==> flow/design.v <==
module add #(parameter width = 32 )
(
    input [width-1:0]a,
    input [width-1:0]b,
    output [width-1:0]c
);
    assign c=a+b;
endmodule
module mux2#(parameter width = 32)
(
    input [width-1:0]a,b,
    input sel,
    output [width-1:0]c
);
assign c = sel==0? a:b;
endmodule
module mux3#(parameter width = 32)
(
    input [width-1:0]a,b,c,
    input [1:0]sel,
    output reg[width-1:0]d
);
always@(*)
begin
    if(sel==2'b00)d=a;
    else if(sel==2'b01)d=b;
    else if(sel==2'b10)d=c;
    else d=0;
end
endmodule
`timescale 1ns / 1ps
module mux4#(parameter width = 32)
(
    input [width-1:0]a,b,c,d,
    input [1:0]sel,
    output reg[width-1:0]e
);
always@(*)
begin
    if(sel==2'b00)e=a;
    else if(sel==2'b01)e=b;
    else if(sel==2'b10)e=c;
    else e=d;
end
endmodule
`timescale 1ns / 1ps
module alu#(parameter WIDTH=32)
(
input [WIDTH-1:0]a,b,
input sel,
output wire[WIDTH-1:0]c,
output zero,
output less
    );
assign c= sel==0? a+b:a-b;
assign zero= c==0? 1:0;  
assign less= c[31]==1? 1:0;
endmodule
`timescale 1ns / 1ps
module Imm
#(parameter 
ADDI=7'b0010011,
ADD=7'b0110011,
SUB=7'b0110011,
AUIPC=7'b0010111,
JAL=7'b1101111,
JALR=7'b1100111,
BEQ=7'b1100011,
BLT=7'b1100011,
LW=7'b0000011,
SW=7'b0100011)
(
input[31:0]in,
output reg[31:0]data
    );
always@(*)
begin
    case(in[6:0])
    ADDI:begin if(~in[31])data={20'b0,in[31:20]};else data={20'b1111_1111_1111_1111_1111,in[31:20]};end
    AUIPC:data={in[31:12],12'b0};
    JAL:begin if(~in[31])data={11'b0,in[31],in[19:12],in[20],in[30:21],1'b0};else data={11'b1111_1111_111,in[31],in[19:12],in[20],in[30:21],1'b0};end
    JALR:begin if(~in[31])data={20'b0,in[31:20]};else data={20'b1111_1111_1111_1111_1111,in[31:20]};end
    BEQ:begin if(~in[31])data={19'b0,in[31],in[7],in[30:25],in[11:8],1'b0};else data={19'b1111_1111_1111_1111_111,in[31],in[7],in[30:25],in[11:8],1'b0};end 
    LW:begin if(~in[31])data={20'b0,in[31:20]};else data={20'b1111_1111_1111_1111_1111,in[31:20]};end
    SW:begin if(~in[31])data={20'b0,in[31:25],in[11:7]};else data={20'b1111_1111_1111_1111_1111,in[31:25],in[11:7]};end
    default:data=32'b0;
    endcase
end
endmodule
`timescale 1ns / 1ps
module control
#(parameter 
ADDI=7'b0010011,
ADD=7'b0110011,
JAL=7'b1101111,
BEQ=7'b1100011,
LW=7'b0000011,
SW=7'b0100011,
JALR=7'b1100111,
AUIPC=7'b0010111
)
(
input hit,
input [31:0]in,
output[31:0]ctrl
    );
reg MemWrite, MemRead, RegWrite;
reg ALUop;  
reg [1:0] RegSrc; 
reg ALUSrc; 
reg jal,beq,blt,jalr,ALUSrc0;
wire [6:0] opcode;
wire [2:0] funct3;
wire [6:0] funct7;
assign opcode=in[6:0];
assign funct3=in[14:12];
assign funct7=in[31:25];
always@(*)
begin
    case(in[6:0])
    ADDI:begin 
    MemWrite <= 0;
    MemRead <= 0; 
    RegWrite <= 1; 
    RegSrc <= 2;
    ALUSrc0 <= 0;
    ALUSrc <= 1;
    ALUop <= 0;
    jal <= 0;
    beq <= 0;
    blt <= 0;
    jalr <= 0;
    end
    ADD:begin 
    MemWrite <= 0;
    MemRead <= 0; 
    RegWrite <= 1; 
    RegSrc <= 2; 
    ALUSrc0 <= 0;
    ALUSrc <= 0;
    ALUop <= funct7==0? 0:1;
    jal <= 0;
    beq <= 0;
    blt <= 0;
    jalr <= 0;
    end
    JAL:begin
    MemWrite <= 0;
    MemRead <= 0;
    RegWrite <= 1;
    RegSrc <= 0; 
    ALUSrc0 <= 0;
    ALUSrc <= 1;
    ALUop <= 0;
    jal <= 1;
    beq <= 0;
    blt <= 0;
    jalr <= 0;
    end
    JALR:begin
    MemWrite <= 0;
    MemRead <= 0;
    RegWrite <= 1;
    RegSrc <= 0; 
    ALUSrc0 <= 0;
    ALUSrc <= 1;
    ALUop <= 0;
    jal <= 0;
    beq <= 0;
    blt <= 0;
    jalr <= 1;
    end
    BEQ:begin
    MemWrite <= 0;
    MemRead <= 0;
    RegWrite <= 0;
    RegSrc <= 0; 
    ALUSrc0 <= 0;
    ALUSrc <= 0;
    ALUop <= 1;
    jal <= 0;
    beq <= funct3==0? 1:0;
    blt <= funct3==0? 0:1;
    jalr <= 0;
    end
    LW:begin
    MemWrite <= 0;
    MemRead <= 1;
    RegWrite <= 1;
    RegSrc <= 1; 
    ALUSrc0 <= 0;
    ALUSrc <= 1;
    ALUop <= 0;
    jal <= 0;
    beq <= 0;
    blt <= 0;
    jalr <= 0;
    end
    SW:begin
    MemWrite <= 1;
    MemRead <= 0;
    RegWrite <= 0;
    RegSrc <= 0; 
    ALUSrc0 <= 0;
    ALUSrc <= 1;
    ALUop <= 0;
    jal <= 0;
    beq <= 0;
    blt <= 0;
    jalr <= 0;
    end
    AUIPC:begin
    MemWrite <= 0;
    MemRead <= 0; 
    RegWrite <= 1; 
    RegSrc <= 2;
    ALUSrc0 <= 1;
    ALUSrc <= 1;
    ALUop <= 0;
    jal <= 0;
    beq <= 0;
    blt <= 0;
    jalr <= 0;
    end
    default:begin 
    MemWrite <= 0;
    MemRead <= 0;
    RegWrite <= 0;
    RegSrc <= 0; 
    ALUSrc0 <= 0;
    ALUSrc <= 0;
    ALUop <= 0;
    jal <= 0;
    beq <= 0;
    blt <= 0;
    jalr <= 0;
    end
    endcase
end
assign ctrl={hit,3'b0,4'b0,4'b0,1'b0,RegWrite,RegSrc,2'b0,MemRead,MemWrite,blt,jalr,jal,beq,2'b0,ALUSrc0,ALUSrc,3'b0,ALUop};
endmodule
module register
#(parameter WIDTH=32)
(
input clk,we,
input [4:0]wa,ra0,ra1,ra2,
input [WIDTH-1:0]wd,
output [WIDTH-1:0]rd0,rd1,rd2
    );
reg [WIDTH-1:0] regfile[0:31];
assign rd0 = (ra0 == 0) ? 0 : ((we == 1) && (wa == ra0)) ? wd : regfile[ra0];
assign rd1 = (ra1 == 0) ? 0 : ((we == 1) && (wa == ra1)) ? wd : regfile[ra1];
assign rd2 = (ra2 == 0) ? 0 : ((we == 1) && (wa == ra2)) ? wd : regfile[ra2];
always@(posedge  clk) 
begin
    if(we && wa != 0) regfile[wa] <= wd;
end
endmodule
`timescale 1ns / 1ps
module SegmentRegister(
input[223:0]in,
input clk,rst,wr,arst,
output[31:0]ctrl,pc,pc4,a,b,ir,imm
    );
reg[223:0]out;
always@(posedge clk, posedge arst)
begin
    if(arst)out<=0;
    else if(rst)out<=0;
    else if(!wr)out<=in;
    else out<=out;
end
assign imm=out[31:0];
assign ir=out[63:32];
assign b=out[95:64];
assign a=out[127:96];
assign pc4=out[159:128];
assign pc=out[191:160];
assign ctrl=out[223:192];
endmodule
`timescale 1ns / 1ps
module PCregister(
input[31:0]a,
input clk,rst,wr,
output [31:0]b
    );
reg[31:0]PC;
always@(posedge clk,posedge rst)
begin
    if(rst)PC<=32'b0000_0000_0000_0000_0011_0000_0000_0000;
    else if(!wr)PC<=a;
end
assign b=PC;
endmodule
`timescale 1ns / 1ps
module Forwarding_Unit(
    input EX_MEM_RegWrite,
    input MEM_WB_RegWrite,
    input [4:0] ID_EX_RegRs1,
    input [4:0] ID_EX_RegRs2,
    input [4:0] EX_MEM_RegRd,
    input [4:0] MEM_WB_RegRd,
    output [1:0]ForwardA,
    output [1:0]ForwardB
    );
reg [1:0]Reg_ForwardA;
reg [1:0]Reg_ForwardB;
always@(*)
begin
    if(EX_MEM_RegWrite && (EX_MEM_RegRd != 0)
      && (EX_MEM_RegRd == ID_EX_RegRs1) )
       Reg_ForwardA <= 1;
    else if(MEM_WB_RegWrite && (MEM_WB_RegRd != 0)
      && (MEM_WB_RegRd == ID_EX_RegRs1)&&~(EX_MEM_RegWrite && (EX_MEM_RegRd!=0)&&(EX_MEM_RegRd==ID_EX_RegRs1)) )
       Reg_ForwardA <= 2;
    else 
       Reg_ForwardA <= 0;
end
always@(*)
begin
     if(EX_MEM_RegWrite && (EX_MEM_RegRd != 0)
      && (EX_MEM_RegRd == ID_EX_RegRs2) )
       Reg_ForwardB <= 1;
     else if(MEM_WB_RegWrite && (MEM_WB_RegRd != 0)
      && (MEM_WB_RegRd == ID_EX_RegRs2)&&~(EX_MEM_RegWrite && (EX_MEM_RegRd!=0)&&(EX_MEM_RegRd==ID_EX_RegRs2)) )
       Reg_ForwardB <= 2;
     else 
       Reg_ForwardB <= 0;
end
assign ForwardA = Reg_ForwardA;
assign ForwardB = Reg_ForwardB;
endmodule
`timescale 1ns / 1ps
module Hazard_Detection_Unit(
    input [4:0] IF_ID_RegRs1,
    input [4:0] IF_ID_RegRs2,
    input [4:0] ID_EX_RegRd,
    input ID_EX_MemRead,
    output reg stop,rst
    );
    always@(*)
    begin
    if(ID_EX_MemRead&&((IF_ID_RegRs1!=0&&IF_ID_RegRs1==ID_EX_RegRd)||(IF_ID_RegRs2!=0&&IF_ID_RegRs2==ID_EX_RegRd)))
    begin
    stop=1'b1;
    rst=1'b1;
    end
    else
    begin
    stop=1'b0;
    rst=1'b0;
    end
    end
endmodule
`timescale 1ns / 1ps
module BHT(
input clk,
input rst,
input [31:0] pc,
input [31:0] brpc_update,
input [31:0] prepc_update,
input is_br_jal,
input really,
output reg [31:0] pcout,
output hit);
reg [1:0] ptr;
reg [31:0] brpc[0:3];
reg [31:0] prepc[0:3];
reg [1:0] state[0:3];
integer i;
assign hit=((pc==brpc[0])&state[0][1])|((pc==brpc[1])&state[1][1])|((pc==brpc[2])&state[2][1])|((pc==brpc[3])&state[3][1]);
always@(*)
begin
   if((pc==brpc[0]) && state[0][1])
      pcout=prepc[0];
   else if((pc==brpc[1]) && state[1][1])
      pcout=prepc[1];
   else if((pc==brpc[2]) && state[2][1])
      pcout=prepc[2];
   else if((pc==brpc[3]) && state[3][1])
      pcout=prepc[3];
   else
      pcout=pc;
end
always@(posedge clk or posedge rst)
begin
   if(rst)
   begin
      ptr<=0;
      for(i=0;i<4;i=i+1)
      begin
         brpc[i]<=0;
         prepc[i]<=0;
         state[i]<=0;
      end
   end
   else if(is_br_jal)
   begin
      if(really)
      begin
         if(brpc_update==brpc[0])
         begin
            case(state[0])
            2'b00:state[0]<=2'b01;
            2'b01:state[0]<=2'b11;
            2'b10:state[0]<=2'b11;
            2'b11:state[0]<=2'b11;
            endcase
         end
         else if(brpc_update==brpc[1])
         begin
            case(state[1])
            2'b00:state[1]<=2'b01;
            2'b01:state[1]<=2'b11;
            2'b10:state[1]<=2'b11;
            2'b11:state[1]<=2'b11;
            endcase
         end
         else if(brpc_update==brpc[2])
         begin
            case(state[2])
            2'b00:state[2]<=2'b01;
            2'b01:state[2]<=2'b11;
            2'b10:state[2]<=2'b11;
            2'b11:state[2]<=2'b11;
            endcase
         end
         else if(brpc_update==brpc[3])
         begin
            case(state[3])
            2'b00:state[3]<=2'b01;
            2'b01:state[3]<=2'b11;
            2'b10:state[3]<=2'b11;
            2'b11:state[3]<=2'b11;
            endcase
         end
         else
         begin
            brpc[ptr]<=brpc_update;
            prepc[ptr]<=prepc_update;
            state[ptr]<=2'b01;
            ptr<=ptr+2'b1;
         end
      end
      else
      begin
         if(brpc_update==brpc[0])
         begin
            case(state[0])
            2'b00:state[0]<=2'b00;
            2'b01:state[0]<=2'b00;
            2'b10:state[0]<=2'b00;
            2'b11:state[0]<=2'b10;
            endcase
         end
         else if(brpc_update==brpc[1])
         begin
            case(state[1])
            2'b00:state[1]<=2'b00;
            2'b01:state[1]<=2'b00;
            2'b10:state[1]<=2'b00;
            2'b11:state[1]<=2'b10;
            endcase
         end
         else if(brpc_update==brpc[2])
         begin
            case(state[2])
            2'b00:state[2]<=2'b00;
            2'b01:state[2]<=2'b00;
            2'b10:state[2]<=2'b00;
            2'b11:state[2]<=2'b10;
            endcase
         end
         else if(brpc_update==brpc[3])
         begin
            case(state[3])
            2'b00:state[3]<=2'b00;
            2'b01:state[3]<=2'b00;
            2'b10:state[3]<=2'b00;
            2'b11:state[3]<=2'b10;
            endcase
         end
      end
   end
end
endmodule
`timescale 1ns / 1ps
module cache(
input clk,
input rst,
input [7:0]cpu_req_addr,
input cpu_req_rw,
input cpu_req_valid,
input [31:0]cpu_data_write,
output reg [31:0]cpu_data_read,
output reg cpu_ready,
output reg [7:0]mem_req_addr,
output reg mem_req_rw,
output reg mem_req_valid,
output reg [127:0]mem_data_write,
input [127:0]mem_data_read,
input mem_ready
);
parameter V = 133;
parameter D = 132;
parameter TagMSB = 131;
parameter TagLSB = 128;
parameter BlockMSB = 127;
parameter BlockLSB = 0 ;
parameter IDLE=0;
parameter CompareTag=1;
parameter Allocate=2;
parameter WriteBack=3;
parameter RST=4;
reg [133:0] cache_data[0:3];            
reg [2:0]state,next_state;
wire hit;
wire [1:0]cpu_req_index;
wire [3:0]cpu_req_tag;
wire [1:0]cpu_req_offset;
assign cpu_req_offset=cpu_req_addr[1:0];
assign cpu_req_index=cpu_req_addr[3:2];
assign cpu_req_tag=cpu_req_addr[7:4];
integer i;
always@(posedge clk,posedge rst)
if(rst)
begin
    state<=RST;
end
else
    state<=next_state;
always@(*)
case(state)
    RST:next_state=IDLE;
    IDLE:if(cpu_req_valid)
            next_state=CompareTag;
         else
            next_state=IDLE;
    CompareTag:if(hit)
                   next_state=IDLE;
               else if(cache_data[cpu_req_index][V:D]==2'b11)                
                   next_state=WriteBack;
               else 
                   next_state=Allocate;
    Allocate:if(mem_ready)
                   next_state=CompareTag;
             else
                   next_state=Allocate;
    WriteBack:if(mem_ready)
                   next_state=Allocate;
              else
                   next_state=WriteBack;
      default:next_state=IDLE;
endcase
assign hit = cache_data[cpu_req_index][V]&(cache_data[cpu_req_index][TagMSB:TagLSB]==cpu_req_tag)? 1:0;
always@(posedge clk,posedge rst)
if(rst)
begin
    cpu_ready<=1'b0;
    mem_req_valid<=1'b0;
end
else if(state==RST)
    ;
else if(state==IDLE)
    begin
    cpu_ready<=1'b0;
    mem_req_valid<=1'b0;
    end
else if(state==CompareTag)
    cpu_ready<=hit;
else if(state==Allocate)
    mem_req_valid<=~mem_ready;
else if(state==WriteBack)
    mem_req_valid<=~mem_ready;
else
begin
    cpu_ready<=1'b0;
    mem_req_valid<=1'b0;
end
always@(posedge clk)
if(state==RST)
    for(i=0;i<4;i=i+1)
        cache_data[i]<=0; 
else if(state==CompareTag)
    if(hit)
        if(cpu_req_rw==1'b0)               
        begin
            cpu_data_read<=cache_data[cpu_req_index][cpu_req_offset*32 +:32];
        end
        else                                
        begin
            cache_data[cpu_req_index][cpu_req_offset*32 +:32]=cpu_data_write;
            cache_data[cpu_req_index][D]=1'b1;
        end
    else
        ;
else if(state==Allocate)                  
    if(!mem_ready)
    begin
        mem_req_addr<={cpu_req_addr[7:2],2'b00};
        mem_req_rw<=1'b0;
    end
    else
    begin
        cache_data[cpu_req_index][BlockMSB:BlockLSB]<=mem_data_read;
        cache_data[cpu_req_index][V:D]<=2'b10;
        cache_data[cpu_req_index][TagMSB:TagLSB]<=cpu_req_tag;
    end
else if(state==WriteBack)                           
    if(!mem_ready)
    begin
        mem_req_addr<={cache_data[cpu_req_index][TagMSB:TagLSB],cpu_req_index,2'b00};
        mem_req_rw<=1'b1;
        mem_data_write<=cache_data[cpu_req_index][BlockMSB:BlockLSB];
    end
endmodule
`timescale 1ns / 1ps
module MMU
#(
parameter WriteMiss=0,
parameter WriteHit=1,
parameter ReadHit=2,
parameter ReadMiss=3,
parameter WriteDirtyMiss=4,
parameter ReadDirtyMiss=5
)
(
input [7:0]a,
input [31:0]d,
input clk,
input we,
output [31:0]spo,
input re,
output stop,
input rst,
output [7:0]mem_req_addr,
output mem_req_rw,
output mem_req_valid,
output [127:0]mem_data_write,
input [127:0]mem_data_read,
input mem_ready
    );
wire [31:0]cpu_data_read;
wire cpu_ready;
wire cpu_req_valid;
assign spo = cpu_data_read;
assign cpu_req_valid = (re|we)&~cpu_ready;
assign stop = ~cpu_ready&(re|we);
cache cache(.clk(clk),
.rst(rst),
.cpu_req_addr(a),
.cpu_req_rw(we),
.cpu_req_valid(cpu_req_valid),
.cpu_data_write(d),
.cpu_data_read(cpu_data_read),
.cpu_ready(cpu_ready),
.mem_req_addr(mem_req_addr),
.mem_req_rw(mem_req_rw),
.mem_req_valid(mem_req_valid),
.mem_data_write(mem_data_write),
.mem_data_read(mem_data_read),
.mem_ready(mem_ready));
endmodule
`timescale 1ns / 1ps
module  cpu_pl (
  input clk,
  input rst,
  output [7:0] imem_addr,
  input [31:0] imem_data,
  output [7:0] mem_req_addr,
  output mem_req_rw,
  output mem_req_valid,
  output [127:0] mem_data_write,
  input [127:0] mem_data_read,
  input mem_ready,
  output [7:0] io_addr,
  output [31:0] io_dout,
  output io_we,
  input [31:0] io_din
);
wire [31:0] pc, pcd, ir, pcin, pce, a, b, imm, ctrl, y, bm, ctrlm, yw, mdr, ctrlw;
wire [4:0] rd, rdm, rdw;
wire wait_stop; 
wire [31:0]hit_nouse0,nouse1,nouse2,nouse3,nouse4,nouse5,nouse6;
wire [31:0]ir0,pc4;
wire [31:0]pcsrc; 
reg [1:0]pcsel;
wire stop,rst_IF_ID;
wire[31:0]pc4d;
wire [31:0]brpc_update,prepc_update,pcout,pcin0,pc_error0,pc_error1,pc_jalr;
wire is_br_jal;
wire really,hit;
BHT BHT_jump(clk,rst,pc,brpc_update,prepc_update,is_br_jal,really,pcout,hit);
assign brpc_update = pce;
assign prepc_update = pcsrc;
assign is_br_jal = ctrl[8]|ctrl[9]|ctrl[11];
mux2 pcmux(pc4,pcout,hit,pcin0);
mux4 pcmux1(pcin0,pc_error0,pc_error1,pc_jalr,pcsel,pcin);
PCregister PC(pcin,clk,rst,stop|wait_stop,pc);
add pcadd(pc,32'b0100,pc4);
assign imem_addr = pc[9:2];
assign ir0 = imem_data;
SegmentRegister IF_ID({hit,31'b0,pc,pc4,32'b0,32'b0,ir0,32'b0},clk,rst_IF_ID,stop|wait_stop,rst,hit_nouse0,pcd,pc4d,nouse1,nouse2,ir,nouse3);
wire RegWrite,rst_ID_EX,rst_ID_EX0,rst_ID_EX1;
wire [31:0]wd,rd1,rd2,immd,ctrld,pc4e,ire;
wire [31:0]rs2_or_imm,alunum1,alunum2,aluresult,irm,irw,rs1_or_pc;
wire [31:0]rf_nouse;
register registerfile(clk,RegWrite,rdw,5'b0,ir[19:15],ir[24:20],wd,rf_nouse,rd1,rd2);
Imm Immnumber(ir,immd);
control Control(hit_nouse0[31],ir,ctrld);
SegmentRegister ID_EX(wait_stop ? {ctrl,pce,pc4e,alunum1,alunum2,ire,imm} : {ctrld,pcd,pc4d,rd1,rd2,ir,immd},
    clk,rst_ID_EX,1'b0,rst,ctrl,pce,pc4e,a,b,ire,imm);
assign rd=ire[11:7];
Hazard_Detection_Unit Hazard_Detection(ir[19:15],ir[24:20],ire[11:7],ctrl[13],stop,rst_ID_EX0);
wire [1:0]afwd,bfwd;
wire zero,less;
wire [31:0]pc4m;
wire jalr;
mux2 rd2_imm(alunum2,imm,ctrl[4],rs2_or_imm);
add addar(pce,imm,pcsrc);
mux3 fwda(a,y,wd,afwd,alunum1);
mux3 fwdb(b,y,wd,bfwd,alunum2);
mux2 rs1_pc(alunum1,pce,ctrl[5],rs1_or_pc);
Forwarding_Unit forwarding_unit(ctrlm[18],ctrlw[18],ire[19:15],ire[24:20],irm[11:7],irw[11:7],afwd,bfwd);
alu ALU(rs1_or_pc,rs2_or_imm,ctrl[0],aluresult,zero,less);
assign rst_ID_EX1 = ((really&~ctrl[31])|(~really&ctrl[31])|jalr);
assign rst_ID_EX = (rst_ID_EX0|rst_ID_EX1)&(~wait_stop);
assign rst_IF_ID = ((really&~ctrl[31])|(~really&ctrl[31])|jalr)&(~wait_stop);
assign jalr = ctrl[10];
assign pc_jalr = aluresult;
assign pc_error0 = pc4e;
assign pc_error1 = pcsrc;
always@(*)
begin
    if(jalr)
    pcsel<=2'b11;
    else if(~really&ctrl[31])
    pcsel<= 2'b01;
    else if(really&~ctrl[31])
    pcsel <= 2'b10;
    else
    pcsel <= 2'b00;
end
assign really = (zero&ctrl[8])|ctrl[9]|(ctrl[11]&less);
SegmentRegister EX_MEM({ctrl,32'b0,pc4e,aluresult,alunum2,ire,32'b0},clk,1'b0,wait_stop,rst,ctrlm,nouse4,pc4m,y,bm,irm,nouse5);
assign rdm=irm[11:7];
wire [31:0]lw_data,pc4w,bmw;
wire mem_write;
assign mem_write=ctrlm[12]&~y[10];
MMU Dmmu(.a(y[9:2]),.d(bm),.clk(clk),.we(mem_write),.spo(lw_data),.re(ctrlm[13]&~y[10]),.stop(wait_stop),.rst(rst),
    .mem_req_addr(mem_req_addr),.mem_req_rw(mem_req_rw),.mem_req_valid(mem_req_valid),
    .mem_data_write(mem_data_write),.mem_data_read(mem_data_read),.mem_ready(mem_ready));
SegmentRegister MEM_WB({ctrlm,bm,pc4m,lw_data,y,irm,32'b0},clk,wait_stop,1'b0,rst,ctrlw,bmw,pc4w,mdr,yw,irw,nouse6);
assign rdw=irw[11:7];
wire [31:0]wrdata;
mux2 mdr_or_io(mdr,io_din,yw[10],wrdata);
mux3 rfwd(pc4w,wrdata,yw,ctrlw[17:16],wd);
assign RegWrite=ctrlw[18];
assign io_addr=yw[7:0];
assign io_dout=bmw;
assign io_we=yw[10]&ctrlw[12];
endmodule
--- tool output ---
[Reports on cpu_pl]
Module cpu_pl before and after one edit of its RTL, step after step.
Lines under "unedited" count in the file above, lines under "edited" in the edited file.
"change" is "edited" less "unedited", of the values as shown; "relative change" is that difference over "unedited", in percent.
Cell names lack the library's common part.
The mark n/a stands for no value.
Set-up
  design top: cpu_pl
  clock port: clk
  library: sky130hd
  timing corner: tt_025C_1v80

[The edit]
The edit as a unified diff against the file above.
The edited RTL no longer does the same as the RTL above: the edit was made by script, with no optimisation intended.
begin of diff
@@ -107,5 +107,5 @@
 reg MemWrite, MemRead, RegWrite;
 reg ALUop;  
-reg [1:0] RegSrc; 
+reg [2:0] RegSrc; 
 reg ALUSrc; 
 reg jal,beq,blt,jalr,ALUSrc0;
end of diff

[After elaboration]
Yosys after proc, flatten, opt, wreduce and memory -nomap, before mapping. Print and check cells are not counted. Equal cells are merged and count once.
Yosys's memory passes give these memory sizes; they may raise the number of words (mostly to a power of two), join words into wider ones and drop unused or constant bits.
Bit counts
  flip-flop bits (word level): unedited 1814, edited 1782, change -32, relative change -1.76%
  memory bits (writable): unedited 1024, edited 1024, change 0, relative change 0.00%
  memories: unedited 1, edited 1, change 0, relative change 0.00%
  input port bits: unedited 195, edited 195, change 0, relative change 0.00%
Operators by class
  $add $sub $neg: unedited 6, edited 6, change 0, relative change 0.00%
  equality and inequality tests: unedited 76, edited 76, change 0, relative change 0.00%
  shifts and indexed selects: unedited 3, edited 3, change 0, relative change 0.00%
  muxes and demuxes: unedited 206, edited 206, change 0, relative change 0.00%
  bitwise logic cells: unedited 53, edited 53, change 0, relative change 0.00%
  reductions and logical operators: unedited 88, edited 88, change 0, relative change 0.00%
Memory list
  shape (words x width / read and write ports): unedited registerfile.regfile 32 x 32 bit 2R1W, edited registerfile.regfile 32 x 32 bit 2R1W
Operators by type and width
  224-bit two-way mux: unedited 4, edited 2, change -2, relative change -50.00%
  192-bit two-way mux: unedited 0, edited 2, change +2
Operator kinds equal on both sides are left out: 62.

[Logic depth]
Yosys ltp: most cells in a row. Word level: on the elaborated netlist, between registers, memories and ports. Mapped: between sequential cells and ports; inverters and the memories' decode and read muxes count.
Depth
  depth after elaboration: unedited 27, edited 27, change 0, relative change 0.00%
  ABC_AREA: unedited 0, edited 0
  gate-level depth with buffers: unedited 42, edited 33, change -9, relative change -21.43%
  depth with buffers taken out: unedited 35, edited 26, change -9, relative change -25.71%

[Netlist]
Yosys stat after the flow's synthesis: flattened, memories mapped to cells. It holds for the ABC_AREA given above (unset counts as 0); a run with the other value may have another netlist.
Synthesis totals
  standard cells after synthesis: unedited 9677, edited 9456, change -221, relative change -2.28%
  cell area after synthesis (um^2): unedited 121980.7, edited 120835.9, change -1144.8, relative change -0.94%
  flip-flops: unedited 2554, edited 2552, change -2, relative change -0.08%
Cell types
  nor2_1: unedited 633, edited 494, change -139, relative change -21.96%
  mux2_1: unedited 118, edited 8, change -110, relative change -93.22%
  mux2_4: unedited 1, edited 59, change +58, relative change +5800.00%
  o21ai_0: unedited 809, edited 756, change -53, relative change -6.55%
  buf_2: unedited 13, edited 61, change +48, relative change +369.23%
  nand2_1: unedited 1040, edited 999, change -41, relative change -3.94%
  mux2i_1: unedited 194, edited 229, change +35, relative change +18.04%
  o22ai_1: unedited 42, edited 74, change +32, relative change +76.19%
  xor2_1: unedited 150, edited 178, change +28, relative change +18.67%
  xnor2_1: unedited 241, edited 215, change -26, relative change -10.79%
  o21ai_1: unedited 2, edited 27, change +25, relative change +1250.00%
  mux4_2: unedited 806, edited 783, change -23, relative change -2.85%
  clkbuf_1: unedited 584, edited 564, change -20, relative change -3.42%
  buf_1: unedited 137, edited 118, change -19, relative change -13.87%
  o2bb2ai_1: unedited 128, edited 147, change +19, relative change +14.84%
  a21o_1: unedited 47, edited 30, change -17, relative change -36.17%
  a22oi_1: unedited 43, edited 27, change -16, relative change -37.21%
  inv_1: unedited 84, edited 70, change -14, relative change -16.67%
Cell types equal on both sides are left out: 12.
Not every row of either side is listed.
The figures by module come from a second, unflattened synthesis with its own total; it is not the netlist above.
Second synthesis, totals
  cell total of the unflattened synthesis: unedited 12357, edited 12357, change 0, relative change 0.00%
  area (unflattened synthesis) (um^2): unedited 157473.5, edited 157473.5, change 0.0, relative change 0.00%
Each row is one instance without its submodules.
Modules, unedited
  register: times used 1, cells 3405, area 56529.2 um^2, sequential area 30749.5 um^2
  SegmentRegister: times used 4, cells 723, area 9108.7 um^2, sequential area 5605.4 um^2
  cache: times used 1, cells 3010, area 31237.5 um^2, sequential area 15921.5 um^2
  BHT: times used 1, cells 1246, area 16211.8 um^2, sequential area 6656.4 um^2
  add: times used 2, cells 241, area 1744.2 um^2, sequential area 0.0 um^2
  cpu_pl: times used 1, cells 267, area 2914.0 um^2, sequential area 0.0 um^2
  alu: times used 1, cells 380, area 2603.7 um^2, sequential area 0.0 um^2
  mux3: times used 3, cells 77, area 787.0 um^2, sequential area 0.0 um^2
  mux2: times used 4, cells 36, area 544.3 um^2, sequential area 0.0 um^2
  PCregister: times used 1, cells 69, area 1351.3 um^2, sequential area 803.3 um^2
  mux4: times used 1, cells 39, area 814.5 um^2, sequential area 0.0 um^2
  Imm: times used 1, cells 74, area 504.2 um^2, sequential area 0.0 um^2
  control: times used 1, cells 63, area 422.9 um^2, sequential area 0.0 um^2
  Forwarding_Unit: times used 1, cells 34, area 257.7 um^2, sequential area 0.0 um^2
unedited: Modules not listed: 2.
Modules, edited
  register: times used 1, cells 3405, area 56529.2 um^2, sequential area 30749.5 um^2
  SegmentRegister: times used 4, cells 723, area 9108.7 um^2, sequential area 5605.4 um^2
  cache: times used 1, cells 3010, area 31237.5 um^2, sequential area 15921.5 um^2
  BHT: times used 1, cells 1246, area 16211.8 um^2, sequential area 6656.4 um^2
  add: times used 2, cells 241, area 1744.2 um^2, sequential area 0.0 um^2
  cpu_pl: times used 1, cells 267, area 2914.0 um^2, sequential area 0.0 um^2
  alu: times used 1, cells 380, area 2603.7 um^2, sequential area 0.0 um^2
  mux3: times used 3, cells 77, area 787.0 um^2, sequential area 0.0 um^2
  mux2: times used 4, cells 36, area 544.3 um^2, sequential area 0.0 um^2
  PCregister: times used 1, cells 69, area 1351.3 um^2, sequential area 803.3 um^2
  mux4: times used 1, cells 39, area 814.5 um^2, sequential area 0.0 um^2
  Imm: times used 1, cells 74, area 504.2 um^2, sequential area 0.0 um^2
  control: times used 1, cells 63, area 422.9 um^2, sequential area 0.0 um^2
  Forwarding_Unit: times used 1, cells 34, area 257.7 um^2, sequential area 0.0 um^2
edited: Modules not listed: 2.

[Path before layout]
OpenSTA on the mapped netlist: ideal clock, no wires. The path of least setup slack (recovery checks aside). Input and output delay are each 20% of the period. Register names are those of the netlist, which keeps one name where synthesis merged equal registers.
Timing post-synthesis
  path kind: unedited input -> register, edited input -> register
  start: unedited input mem_ready, edited input mem_ready
  end: unedited register Dmmu.cache.mem_data_write[0], edited register Dmmu.cache.mem_data_write[0]
  clock period (ps): unedited 9500, edited 9500, change 0, relative change 0.00%
  input delay (ps): unedited 1900, edited 1900, change 0, relative change 0.00%
  setup time (ps): unedited 929, edited 929, change 0
  time at the first pin (ps): unedited 1900, edited 1900, change 0, relative change 0.00%
  data arrival time (ps): unedited 14096, edited 14096, change 0, relative change 0.00%
  required time (ps): unedited 8571, edited 8571, change 0, relative change 0.00%
  setup slack (ps): unedited -5526, edited -5526, change 0
  delay of the path (ps): unedited 13125, edited 13125, change 0, relative change 0.00%
  stages: unedited 2, edited 2, change 0, relative change 0.00%
  buffers on the path: unedited 0, edited 0, change 0
  synthesis period reached (ps): unedited 15026, edited 15026, change 0, relative change 0.00%
"delay of the path" = arrival - input delay + setup time.
"stages" counts driving pins, that of a launching flip-flop among them; a cell with two outputs on the path counts twice.
"synthesis period reached" is the clock period less the worst setup slack; recovery checks do not enter. This is arithmetic on one report: input and output delays are still those of the set period (20% each).
Between the ends stands the longest chain of elaborated cells between them, by number of cells; it is not shown to be the way that was timed. Of several equally long chains one is given.
A line is the first line of the expression or statement that the cell stems from. Yosys adds cells for indexed reads and writes and turns some case tables into memories.
Between the ends, post-synthesis, unedited
  cells stage by stage: nand2b_1 -> nor4_1
  length of the longest elaborated chain: 2
  elaborated cells between the ends (all ways): 2
  classes of those cells: 1 x logic; 1 x reduce/logical
Ends and longest elaborated chain, post-synthesis, unedited
  start, declared: line 675  | input mem_ready,
  1-bit inverter
  5-bit AND reduction
  end, assigned: line 614  | mem_data_write<=cache_data[cpu_req_index][BlockMSB:BlockLSB];
  end, declared: line 500  | output reg [127:0]mem_data_write,
Between the ends, post-synthesis, edited
  cells stage by stage: nand2b_1 -> nor4_1
  length of the longest elaborated chain: 2
  elaborated cells between the ends (all ways): 2
  classes of those cells: 1 x logic; 1 x reduce/logical
Ends and longest elaborated chain, post-synthesis, edited
  start, declared: line 675  | input mem_ready,
  1-bit inverter
  5-bit AND reduction
  end, assigned: line 614  | mem_data_write<=cache_data[cpu_req_index][BlockMSB:BlockLSB];
  end, declared: line 500  | output reg [127:0]mem_data_write,

[Worst path after layout]
From the final timing report of each run of pair A: the path of least setup slack in the routed layout; clock arrival at registers is part of the times.
The report prints the path's times to 10 ps; the period is as set.
Timing post-layout
  path kind: unedited register -> register, edited register -> register
  start: unedited register MEM_WB.out[42], edited register MEM_WB.out[43]
  end: unedited register PC.PC[8], edited register ID_EX.out[200]
  clock period (ps): unedited 9500, edited 9500, change 0, relative change 0.00%
  setup time (ps): unedited 80, edited 120, change +40
  time at the first pin (ps): unedited 900, edited 860, change -40, relative change -4.44%
  data arrival time (ps): unedited 9700, edited 9250, change -450, relative change -4.64%
  required time (ps): unedited 10330, edited 10230, change -100, relative change -0.97%
  setup slack (ps): unedited 630, edited 980, change +350
  stages: unedited 33, edited 27, change -6, relative change -18.18%
  buffers on the path: unedited 4, edited 3, change -1, relative change -25.00%
Between the ends stands the longest chain of elaborated cells between them, by number of cells; it is not shown to be the way that was timed. Of several equally long chains one is given.
A register here has more assigning lines than the two given.
Between the ends, post-layout, unedited
  cells stage by stage: dfrtp_1 -> or3_1 -> o311ai_4 -> nor2_4 -> nor3_1 -> o31ai_1 -> o32ai_1 -> buf_4 -> nor4b_1 -> buf_4 -> buf_4 -> a21o_1 -> and2_1 -> xnor2_1 -> ha_1 -> nand2_1 -> a21oi_1 -> nand2b_1 -> nor4_1 -> a2111oi_0 -> a2111o_1 -> nor4_1 -> buf_4 -> o2111a_1 -> a41oi_1 -> mux2_4 -> ha_1 -> or3_1 -> or2_2 -> o32a_1 -> o221ai_1 -> nand2_1 -> o21ai_0
  length of the longest elaborated chain: 26
  elaborated cells between the ends (all ways): 50
  classes of those cells: 2 x add/sub; 9 x eq/ne; 21 x mux; 7 x logic; 11 x reduce/logical
Ends and longest elaborated chain, post-layout, unedited
  start, declared: line 265  | reg[223:0]out;
  start, assigned: line 270  | else if(!wr)out<=in;
  start, assigned: line 271  | else out<=out;
  5-bit nonzero test: line 313  | else if(MEM_WB_RegWrite && (MEM_WB_RegRd != 0)
  1-bit logical AND x3: line 313
  2-bit two-way mux: line 313
  2-bit two-way mux: line 310  | if(EX_MEM_RegWrite && (EX_MEM_RegRd != 0)
  2-bit == test: line 27  | else if(sel==2'b10)d=c;
  32-bit two-way mux: line 27
  32-bit two-way mux: line 26  | else if(sel==2'b01)d=b;
  [... 10 more ...]
  2-bit two-way mux: line 739  | else if(really&~ctrl[31])
  2-bit two-way mux: line 737  | else if(~really&ctrl[31])
  2-bit two-way mux: line 735  | if(jalr)
  2-bit == test: line 42  | else if(sel==2'b10)e=c;
  32-bit two-way mux: line 42
  32-bit two-way mux: line 41  | else if(sel==2'b01)e=b;
  32-bit two-way mux: line 40  | if(sel==2'b00)e=a;
  end, assigned: line 290  | if(rst)PC<=32'b0000_0000_0000_0000_0011_0000_0000_0000;
  end, assigned: line 291  | else if(!wr)PC<=a;
  end, declared: line 287  | reg[31:0]PC;
Between the ends, post-layout, edited
  cells stage by stage: dfrtp_1 -> or3_1 -> o311ai_4 -> nor2_2 -> buf_4 -> mux2i_1 -> o211a_2 -> nand4_1 -> or2_2 -> nor3_1 -> buf_4 -> a21oi_1 -> xor2_1 -> ha_1 -> a21oi_1 -> o21ai_0 -> a211oi_1 -> nand3_1 -> a41oi_1 -> o21bai_1 -> a21oi_1 -> xnor3_2 -> or3_1 -> a21oi_4 -> buf_4 -> nand3_1 -> o41ai_1
  length of the longest elaborated chain: 25
  elaborated cells between the ends (all ways): 45
  classes of those cells: 2 x add/sub; 7 x eq/ne; 16 x mux; 11 x logic; 9 x reduce/logical
Ends and longest elaborated chain, post-layout, edited
  start, declared: line 265  | reg[223:0]out;
  start, assigned: line 270  | else if(!wr)out<=in;
  start, assigned: line 271  | else out<=out;
  5-bit nonzero test: line 313  | else if(MEM_WB_RegWrite && (MEM_WB_RegRd != 0)
  1-bit logical AND x3: line 313
  2-bit two-way mux: line 313
  2-bit two-way mux: line 310  | if(EX_MEM_RegWrite && (EX_MEM_RegRd != 0)
  2-bit == test: line 27  | else if(sel==2'b10)d=c;
  32-bit two-way mux: line 27
  32-bit two-way mux: line 26  | else if(sel==2'b01)d=b;
  [... 7 more ...]
  1-bit bitwise OR x2: line 744  | assign really = (zero&ctrl[8])|ctrl[9]|(ctrl[11]&less);
  1-bit inverter: line 726  | assign rst_ID_EX1 = ((really&~ctrl[31])|(~really&ctrl[31])|jalr);
  1-bit bitwise AND: line 726
  1-bit bitwise OR x2: line 726
  1-bit bitwise OR: line 727  | assign rst_ID_EX = (rst_ID_EX0|rst_ID_EX1)&(~wait_stop);
  1-bit bitwise AND: line 727
  224-bit two-way mux: line 269  | else if(rst)out<=0;
  end, assigned: line 270
  end, assigned: line 271
  end, declared: line 265

[Layout results]
Runs of the flow (Yosys, OpenROAD) on both versions; the two runs of a pair have the same settings. The constraints put input and output delay at 20% of the set period each and load the outputs with 0.01 pF.
Settings, pair A
  CORE_UTILIZATION: 40
  period_ns: 9.5
  CAP_MARGIN: 20
  CORE_MARGIN: 2
  SLEW_MARGIN: 20
Results, pair A
  mapped cell area after synthesis (um^2): unedited 121980.7, edited 120835.9, change -1144.8, relative change -0.94%
  overall die area (um^2): unedited 309386.0, edited 306501.0, change -2885.0, relative change -0.93%
  standard-cell area after layout (um^2): unedited 141471.0, edited 138399.0, change -3072.0, relative change -2.17%
  utilization: unedited 0.467, edited 0.461, change -0.006
  setup slack of the worst path (ps): unedited 627, edited 982, change +355
  total negative slack (ps): unedited 0, edited 0, change 0
  worst hold slack after layout (ps): unedited 449, edited 409, change -40
  period reached (ps): unedited 8873, edited 8518, change -355, relative change -4.00%
Settings, pair B
  CAP_MARGIN: 25
  CELL_PAD_IN_SITES_GLOBAL_PLACEMENT: 0
  CORE_UTILIZATION: 22
  CTS_CLUSTER_DIAMETER: 326
  CTS_CLUSTER_SIZE: 58
  GPL_TIMING_DRIVEN: 1
  MAX_ROUTING_LAYER: met4
  MIN_ROUTING_LAYER: met1
  SETUP_SLACK_MARGIN: 2.39
  period_ns: 14.9
  CORE_MARGIN: 2
  SLEW_MARGIN: 20
Results, pair B
  mapped cell area after synthesis (um^2): unedited 121980.7, edited 120835.9, change -1144.8, relative change -0.94%
  overall die area (um^2): unedited 560432.0, edited 555196.0, change -5236.0, relative change -0.93%
  standard-cell area after layout (um^2): unedited 135779.0, edited 134771.0, change -1008.0, relative change -0.74%
  utilization: unedited 0.246, edited 0.246, change 0.000
  setup slack of the worst path (ps): unedited 3383, edited 4019, change +636
  total negative slack (ps): unedited 0, edited 0, change 0
  worst hold slack after layout (ps): unedited 474, edited 434, change -40
  period reached (ps): unedited 11517, edited 10881, change -636, relative change -5.52%
"period reached" = clock period - worst setup slack. The figure is calculated, with input and output delays left at 20% of the set period.
--- end ---
